==> flow/design.v <==
`timescale 1ns/1ns
module adder_1(input[11:0] a ,output[11:0] out);
	wire[11:0] b = 12'b000000000001;
	assign out = a + b;
endmodule
module adder(input[11:0] a , b , output[11:0] out);
	assign out = a + b ;
endmodule
`timescale 1ns/1ns
module alu(input[2:0] fun , input[7:0] a,b ,input cin , output logic[7:0] out , output logic zero,cout);
	always @(fun,a,b,cin)begin
    cout = 1'b0;
    case(fun)
      3'b000 : {cout,out} = a + b ;
      3'b001 : {cout,out} = a + b + cin;
      3'b010 : {cout,out} = a - b;
		  3'b011 : {cout,out} = a - b + cin;
		  3'b100 : out = a & b;
		  3'b101 : out = a | b;
		  3'b110 : out = a ^ b;
		  3'b111 : out = ~(a & b);
    endcase
	end
  assign zero = (out == 8'b0) ? 1 : 0;
endmodule
module controller(input[5:0] code,input ze,c,rst,output reg pop,push,memorywrite,memoryread,writeReg,selRR2,selALU2,selpc,ldz,ldc,selz,selc,output reg [1:0] selWD,selRet,output reg [2:0]ALUfn);
  always @(ze,c,code,rst)begin
    pop <= 1'b0;
    push <= 1'b0;
    memorywrite <= 1'b0;
    memoryread <= 1'b0;
    writeReg<= 1'b0;
    selRR2<= 1'b0;
    selALU2<= 1'b0;
    selRet<= 2'b00;
    selpc<= 1'b0;
    ldz<= 1'b0;
    ldc<= 1'b0;
    selz <= 1'b0;
    selc <= 1'b0;
    selWD<= 2'b00;
    ALUfn <= 3'b000;
    if (~rst)begin
    if (code[5:4] == 2'b00) begin
      ALUfn <= code[3:1];
      ldz <= 1'b1;
      ldc <= 1'b1;
      selALU2 <= 1'b1;
      writeReg <= 1'b1;
    end
    if (code [5:4] == 2'b01) begin
      ALUfn <= code[3:1];
      ldz <= 1'b1;
      ldc <= 1'b1;
      writeReg <= 1'b1;
    end
    if (code[5:3] == 3'b110) begin
      selz <= 1'b1;
      selc <= 1'b1;
      ldz <= 1'b1;
      ldc <= 1'b1;
      selWD <= 2'b10;
      writeReg <= 1'b1;
    end
    if (code[5:3] == 3'b100) begin
      selRR2 <= 1'b1;
      ALUfn <= 3'b000;
      if (code [2:1] == 2'b00) begin
        memoryread <= 1'b1;
        selWD<= 2'b01;
        writeReg <= 1'b1;
      end
      if (code [2:1] == 2'b01)begin
        memorywrite<= 1'b1;
      end
    end
    if (code[5:3] == 3'b101) begin
      case(code[2:1])
        2'b00 : selpc <= ze?1:0;
        2'b01 : selpc <= ze?0:1;
        2'b10 : selpc <= c?1:0;
        2'b11 : selpc <= c?0:1;
      endcase
    end
    if (code[5:2] == 4'b1110)begin
      selRet <= 2'b10;
      selpc <= 1'b1;
      if (code[1] == 1'b1)
        push <= 1'b1;
    end
    if (code[5:0] == 6'b111100) begin
      pop <= 1'b1;
      selRet <=2'b01;
    end
    end
  end
endmodule
`timescale 1ns / 1ns
module signExtender(extend, extended );
	input[7:0] extend;
	output[11:0] extended;
	assign extended[7:0] = extend[7:0];
	assign extended[11:8] = {4{extend[7]}};
endmodule
module ff(input in,ld,clk,rst,output logic out);
  always@(posedge clk,posedge rst) begin
    if(rst)
      out <= 1'b0;
    else if(ld)
      out <= in;
  end
endmodule
`timescale 1ns/1ns
module mux2_12(input[11:0] a , b ,input sel , output[11:0] out);
	assign out = (sel) ? b : a ;
endmodule
module mux2_8(input[7:0] a , b , input sel , output[7:0] out);
	assign out = (sel) ? b : a ;
endmodule
module mux2_3(input[2:0] a , b , input sel , output[2:0] out);
	assign out = (sel) ? b : a ;
endmodule
module mux2_1(input a , b , input sel , output out);
	assign out = (sel) ? b : a ;
endmodule
module mux3(input[7:0] a , b , c,input[1:0] sel,output[7:0] out);
  assign out = (sel == 2'b00)?a:(sel == 2'b01)? b:c;
endmodule
module mux3_12(input[11:0] a , b , c,input[1:0] sel,output[11:0] out);
  assign out = (sel == 2'b00)?a:(sel == 2'b01)? b:c;
endmodule
module pc(input[11:0] in,input clk,rst,output logic[11:0] pc);
  always@(posedge clk,posedge rst)begin
    if (rst)
      pc <= 12'b0;
    else
      pc <= in;
  end
endmodule
module registerFile(input[2:0] RR1,RR2,WR,input[7:0] WD,input W,clk,rst,output logic [7:0] RD1,RD2);
  logic[7:0][7:0] registers;
  assign RD1 = registers[RR1];
  assign RD2 = registers[RR2];
  always @(posedge clk,posedge rst)begin
    if (rst)
      registers <= '0;
    else if (W)
      registers[WR] <= WD;
  end
endmodule
`timescale 1ns/1ns
module shiftReg(input[7:0] Data,input[2:0]sc,input[1:0]fn,output logic[7:0] out,output logic c,z);
  logic [15:0] rotl, rotr;
  assign rotl = {Data, Data} << sc;
  assign rotr = {Data, Data} >> sc;
  always@(*)begin
    c = 1'b0;
    case (fn)
      2'b00 : begin
        out = Data << sc;
        if (sc != 3'd0) c = Data[3'd0 - sc];
      end
      2'b01 : begin
        out = Data >> sc;
        if (sc != 3'd0) c = Data[sc - 3'd1];
      end
      2'b10 : out = rotl[15:8];
      default : out = rotr[7:0];
    endcase
  end
  assign z = out?0:1;
endmodule
module stack(input[11:0] in,input push,pop,clk,rst,output logic[11:0] out);
  logic[7:0][11:0] memory;
  assign out = memory[0];
  always@(posedge clk,posedge rst)begin
    if (rst)
      memory <= '0;
    else begin
      if(pop)begin
        for (int i=1; i<8; i++)begin
          memory[i-1] <= memory[i];
        end
        memory[7] <= 12'b0;
      end
      else if (push)begin
        for (int i=0; i<7; i++)begin
          memory[7-i] <= memory[6-i];
        end
        memory[0] <= in;
      end
    end
  end
endmodule
module datapath(input pop,push,memorywrite,memoryread,writeReg,selRR2,selALU2,selpc,ldz,ldc,selz,selc,input [1:0] selWD,selRet,input  [2:0]ALUfn,input clk,rst, output ze,c,output [5:0] code,
                output [11:0] imem_addr, input [18:0] imem_data, output [7:0] dmem_addr, dmem_wdata, input [7:0] dmem_rdata);
  wire [11:0] pc_1 , ret;
  stack Stack(pc_1,push,pop,clk,rst,ret);
  wire[11:0] f_pc,next_pc;
  wire [18:0] ins;
  mux3_12 pc_ret(f_pc , ret , ins[11:0] , selRet ,next_pc);
  wire[11:0] pc;
  pc PC(next_pc ,clk,rst,pc);
  assign imem_addr = pc;
  assign ins = imem_data;
  wire [11:0]extended;
  signExtender Ex(ins[7:0], extended );
  adder_1 In(pc ,pc_1);
  wire[11:0] apc;
  adder Add(pc_1 , extended , apc);
  mux2_12 pc1_apc(pc_1 , apc , selpc , f_pc);
  wire [2:0] RR2;
  mux2_3 sel_RR2(ins[7:5] , ins[13:11] , selRR2, RR2);
  wire [7:0] Out,RD,ALUOut,WD;
  mux3 sel_WD( ALUOut,RD,Out, selWD,WD);
  wire[7:0] RD1,RD2;
  registerFile RF(ins[10:8],RR2,ins[13:11],WD,writeReg,clk,rst,RD1,RD2);
  wire[7:0] ALU2;
  mux2_8 sel_ALU2(ins[7:0] , RD2, selALU2,ALU2);
  wire zero,carry;
  alu Alu(ALUfn ,RD1,ALU2 ,c ,ALUOut ,zero,carry);
  wire shc,shz;
  shiftReg Shr(RD1,ins[7:5],ins[15:14],Out,shc,shz);
  wire ff1;
  mux2_1 sel_z(zero,shz,selz , ff1);
  ff ff_z(ff1,ldz,clk,rst,ze);
  wire ff2;
  mux2_1 sel_c(carry,shc,selc , ff2);
  ff ff_c(ff2,ldc,clk,rst,c);
  assign dmem_addr = ALUOut;
  assign dmem_wdata = RD2;
  assign RD = dmem_rdata;
  assign code = ins[18:13];
endmodule
`timescale 1ns/1ns
module CPU(input clk,rst,
           output [11:0] imem_addr, input [18:0] imem_data,
           output [7:0] dmem_addr, dmem_wdata, output dmem_we, dmem_re, input [7:0] dmem_rdata);
  wire pop,push,memorywrite,memoryread,writeReg,selRR2,selALU2,selpc,ldz,ldc,selz,selc;
  wire[1:0] selWD,selRet;
  wire[2:0] ALUfn;
  wire ze,c;
  wire[5:0] code;
  datapath dp(pop,push,memorywrite,memoryread,writeReg,selRR2,selALU2,selpc,ldz,ldc,selz,selc,selWD,selRet,ALUfn,clk,rst, ze,c,code,
              imem_addr, imem_data, dmem_addr, dmem_wdata, dmem_rdata);
  controller cl( code, ze,c,rst, pop,push,memorywrite,memoryread,writeReg,selRR2,selALU2,selpc,ldz,ldc,selz,selc,selWD,selRet,ALUfn);
  assign dmem_we = memorywrite;
  assign dmem_re = memoryread;
endmodule
From RTL to reports: CPU
What the tools print for CPU, step after step.
Line numbers count from 1 in the design file above.
Library cell names are shortened.
The mark -- stands for no value.
- top: CPU
- clock port: clk
- library: sky130hd
- timing corner: tt_025C_1v80

After elaboration
Counts by Yosys on the flattened word-level netlist (proc, flatten, opt, wreduce; memories kept). Register bits leave out memories and registers merged into their read ports (data or address). Print and check cells are left out. Cells with the same type and inputs are merged into one.
- word-level cells: 134
- input bits: 29
- register bits: 174
- noted output and inout bits: 30
- reduce/logical cells at 10
- noted equal/unequal tests: 18
- noted bitwise logic cells: 7
- multiplexer cells: 75
- add/subtract/negate cells at 9
- shift-type cells: 10
- operators by type and width (operator ; count):
    12-bit 2-to-1 mux ; 19
    64-bit by 7-bit indexed select with 8-bit output ; 2
    64-bit AND ; 1
    64-bit OR ; 1
    64-bit NOT ; 1
    8-bit by 33-bit variable shift with 64-bit output ; 1
    8-bit by 33-bit variable shift with 64-bit output (first input constant) ; 1
    8-bit parallel mux with 8-bit select ; 1
    1-bit 2-to-1 mux ; 36
    6-bit negation with 33-bit output ; 1
    8-bit parallel mux with 3-bit select ; 1
    8-bit 2-to-1 mux ; 3
    3-bit == test (second input constant) ; 7
    9-bit by 1-bit adder with 9-bit output ; 2
    16-bit by 3-bit left shift with 16-bit output ; 1
    16-bit by 3-bit >> shifter with 8-bit output ; 1
    8-bit by 3-bit indexed select with 1-bit output ; 2
    3-bit 2-to-1 mux ; 5
    2-bit 2-to-1 mux ; 7
    12-bit by 1-bit adder with 12-bit output (second input constant) ; 1
    12-bit adder ; 1
    8-bit by 8-bit adder with 9-bit output ; 1
    8-bit by 8-bit subtractor with 9-bit output ; 1
    2-bit by 1-bit == test with 1-bit output (second input constant) ; 4
    2-bit logical NOT ; 4
    8-bit by 3-bit left shift with 8-bit output ; 1
    8-bit by 3-bit >> shifter with 8-bit output ; 1
    8-bit AND ; 1
Other operator kinds: 19; their cells: 21.

Logic depth
Longest topological path by Yosys (ltp), each cell counted once; first at word level (registers and memories cut), then after technology mapping (sequential cells cut; the memories' decode and read muxes count).
- noted word-level depth: 12
- noted ABC_AREA: 0
- noted depth in mapped cells: 21
- noted mapped depth without buffers: 19

Synthesis result
The flow's flattened synthesis, as Yosys stat reports it; memories are mapped. The netlist is that of the ABC_AREA named above (0 if unset); the other value can give another one.
- cell types (cell type ; count ; area in all (sq um)):
    dfrtp_1 ; 174 ; 4.35E+03
    mux4_2 ; 48 ; 1.08E+03
    mux2i_1 ; 78 ; 780.749
    nand2_1 ; 173 ; 649.373
    ha_1 ; 50 ; 625.6
    nor2_1 ; 143 ; 536.765
    o21ai_0 ; 97 ; 485.466
    o22ai_1 ; 50 ; 312.8
    clkbuf_1 ; 59 ; 221.462
    a21oi_1 ; 44 ; 220.211
    a22o_1 ; 25 ; 218.96
    inv_1 ; 55 ; 206.448
    xnor2_1 ; 20 ; 175.168
    o31ai_1 ; 21 ; 157.651
    nand3_1 ; 27 ; 135.13
    xor2_1 ; 14 ; 122.618
    o211ai_1 ; 16 ; 120.115
    nor3_1 ; 23 ; 115.11
Not listed: further types 80, cells in them 287.
- buffers: 90
- cell area after synthesis at 12866.1 sq um
- flip-flop cells: 174
- sequential area at 4354.2 sq um
- cells in the netlist: 1404
By module: a second synthesis without flattening, with its own total; a netlist apart from the flattened one above.
- cells (unflattened synthesis) at 1331
- noted area total of the unflattened synthesis: 13309.0 sq um
Each row is one instance without its submodules.
- by module (module ; seq. area (sq um) ; area (sq um) ; times used ; cells):
    stack ; 2402.3 ; 4486.8 ; 1 ; 416
    registerFile ; 1601.5 ; 3644.7 ; 1 ; 260
    alu ; 0.0 ; 1759.2 ; 1 ; 256
    shiftReg ; 0.0 ; 1183.6 ; 1 ; 149
    adder ; 0.0 ; 503.0 ; 1 ; 59
    pc ; 300.3 ; 304.0 ; 1 ; 13
    mux3_12 ; 0.0 ; 249.0 ; 1 ; 39
    controller ; 0.0 ; 205.2 ; 1 ; 33
    adder_1 ; 0.0 ; 198.9 ; 1 ; 29
    mux2_12 ; 0.0 ; 183.9 ; 1 ; 13
    mux3 ; 0.0 ; 172.7 ; 1 ; 26
    mux2_8 ; 0.0 ; 131.4 ; 1 ; 9
    signExtender ; 0.0 ; 90.1 ; 1 ; 12
    ff ; 25.0 ; 43.8 ; 2 ; 3
Further modules, not shown: 4.

Path before layout
OpenSTA on the mapped netlist: ideal clock, no wires. The path of least setup slack (recovery checks aside). Input and output delay are each 20% of the period. Register names are those of the netlist, which keeps one name where synthesis merged equal registers.
- path type: input-to-output
- start point: input port rst
- end point: output port dmem_addr[6]
- path delay at 5307 ps
- noted path slack: -807 ps
- stages on the path at 9
- noted output delay: 1500 ps
- data required time: 6000 ps
- buffers on the path at 1
- external input delay: 1500 ps
- launch time at the first pin: 1500 ps
- arrival time at 6807 ps
- period at 7500 ps
- synthesis period reached at 8307 ps
"path delay" is the arrival time less input delay plus setup time.
At an output port there is no setup time.
"stages on the path": output pins that drive a net of the path, with the launching flip-flop's if there is one; two outputs of one cell count as two.
"synthesis period reached" is the clock period less the worst setup slack; recovery checks do not enter. This is arithmetic on one report: input and output delays are still those of the set period (20% each).
Between the ends stands the longest chain of elaborated cells between them, by number of cells; it is not shown to be the way that was timed. Of several equally long chains one is given.
Each line given opens the expression or statement behind the cell; cells for indexed reads and writes are added by Yosys, which also makes memories of some case tables.
- cells stage by stage: clkbuf_1 inv_1 nand4b_1 nor2_1 and2_1 a211oi_1 a21oi_1 o21ai_1 inv_1
- noted cells in the longest elaborated chain: 7
- elaborated cells on any way between the ends at 23
- classes of those cells: add/sub (4); eq/ne (7); shift (1); mux (6); logic (4); reduce/logical (1)
- RTL lines, path after synthesis (element ; RTL line ; text):
    from (decl) ; 236 ; module CPU(input clk,rst,
    1-bit 2-to-1 mux ; 43 ; if (~rst)begin
    3-bit 2-to-1 mux ; 121 ; assign out = (sel) ? b : a ;
    64-bit by 7-bit indexed select with 8-bit output ; 143 ; assign RD2 = registers[RR2];
    8-bit 2-to-1 mux ; 118 ; assign out = (sel) ? b : a ;
    8-bit by 8-bit subtractor with 9-bit output ; 17 ; 3'b011 : {cout,out} = a - b + cin;
    9-bit by 1-bit adder with 9-bit output ; 17 ;
    8-bit parallel mux with 8-bit select ; 13 ; case(fun)
    to (decl) ; 238 ; output [7:0] dmem_addr, dmem_wdata, output dmem_we, dmem_re, input [7:0] dmem_rdata);

Path in the finished layout
From the final timing report of flow run C: the path of least setup slack in the routed layout; clock arrival at registers is part of the times.
The report prints the path's times to 10 ps; the period is as set.
- path type: input-to-output
- start point: input port imem_data[17]
- end point: output port dmem_addr[7]
- buffers on the path at 6
- period at 7360 ps
- noted path slack: 150 ps
- arrival time at 5740 ps
- external input delay: 1470 ps
- stages on the path at 20
- launch time at the first pin: 1470 ps
- noted output delay: 1470 ps
- data required time: 5890 ps
Between the ends stands the longest chain of elaborated cells between them, by number of cells; it is not shown to be the way that was timed. Of several equally long chains one is given.
- cells stage by stage: buf_6 nor4b_4 buf_12 nor2_2 a21oi_4 buf_12 mux4_2 mux2i_1 buf_4 a21oi_4 ha_4 buf_6 o21ba_4 or4_4 a311o_1 mux2_4 a2111o_1 o221ai_2 inv_1 buf_2
- noted cells in the longest elaborated chain: 9
- elaborated cells on any way between the ends at 31
- classes of those cells: add/sub (4); eq/ne (9); shift (1); mux (11); logic (4); reduce/logical (2)
- RTL lines, path after layout (element ; RTL line ; text):
    from (decl) ; 237 ; output [11:0] imem_addr, input [18:0] imem_data,
    3-bit == test ; 65 ; if (code[5:3] == 3'b100) begin
    1-bit 2-to-1 mux ; 65 ;
    1-bit 2-to-1 mux ; 43 ; if (~rst)begin
    3-bit 2-to-1 mux ; 121 ; assign out = (sel) ? b : a ;
    64-bit by 7-bit indexed select with 8-bit output ; 143 ; assign RD2 = registers[RR2];
    8-bit 2-to-1 mux ; 118 ; assign out = (sel) ? b : a ;
    8-bit by 8-bit subtractor with 9-bit output ; 17 ; 3'b011 : {cout,out} = a - b + cin;
    9-bit by 1-bit adder with 9-bit output ; 17 ;
    8-bit parallel mux with 8-bit select ; 13 ; case(fun)
    to (decl) ; 238 ; output [7:0] dmem_addr, dmem_wdata, output dmem_we, dmem_re, input [7:0] dmem_rdata);

==> results <==
CPU through Yosys and OpenROAD on sky130hd: 3 stored runs, unordered, with their settings and measured results. The constraints put input and output delay at 20% of the set period each and load the outputs with 0.01 pF.
"achieved clock period" = clock period - worst setup slack. The figure is calculated, with input and output delays left at 20% of the set period.
"worst setup path time" means the part of the period allowed to the worst setup path (the constraints hold back 20% at inputs and 20% at outputs) less its slack; where the path has registers, the arrival times of their clocks count too.
By "total power after layout" is meant OpenSTA's value without simulated activity: inputs other than the clock are taken to toggle once in ten clock periods, and the tool carries that through the logic.
"worst setup path time" is given in steps of 10 ps.

Flow run A
Settings were ABC_AREA = 0; CAP_MARGIN = 25; CELL_PAD_IN_SITES_DETAIL_PLACEMENT = 0; CELL_PAD_IN_SITES_GLOBAL_PLACEMENT = 3; CORE_UTILIZATION = 67; CTS_CLUSTER_DIAMETER = 281; CTS_CLUSTER_SIZE = 32; GPL_ROUTABILITY_DRIVEN = 1; GPL_TIMING_DRIVEN = 1; HOLD_SLACK_MARGIN = 0.18; PLACE_DENSITY_LB_ADDON = 0.06; SETUP_SLACK_MARGIN = 1.16; SLEW_MARGIN = 15; period_ns = 13.1; CORE_MARGIN = 2
- no final report: placement broke off with FLW-0024

Flow run B
Settings were ABC_AREA = 1; CELL_PAD_IN_SITES_DETAIL_PLACEMENT = 1; CORE_ASPECT_RATIO = 1.89; CORE_UTILIZATION = 72; CTS_CLUSTER_DIAMETER = 44; CTS_CLUSTER_SIZE = 44; GPL_TIMING_DRIVEN = 0; MAX_ROUTING_LAYER = met5; MIN_ROUTING_LAYER = met2; PLACE_DENSITY_LB_ADDON = 0.01; SLEW_MARGIN = 20; TNS_END_PERCENT = 75; period_ns = 4.2; CAP_MARGIN = 20; CORE_MARGIN = 2
- no final report: placement broke off with DPL-0033

Flow run C
Settings were CORE_UTILIZATION = 40; SETUP_SLACK_MARGIN = 0.68; period_ns = 7.36; CAP_MARGIN = 20; CORE_MARGIN = 2; SLEW_MARGIN = 20
- noted the die size: 33615.4 sq um
- total power after layout: 5455 µW
- achieved clock period at 7209 ps
- standard-cell area after layout at 16126.7 sq um
- chip area after synthesis (Yosys) at 12866.1 sq um
- noted the worst setup path time: 4270 ps
- critical path kind: input-to-output
- noted the worst slack on setup checks: 151 ps
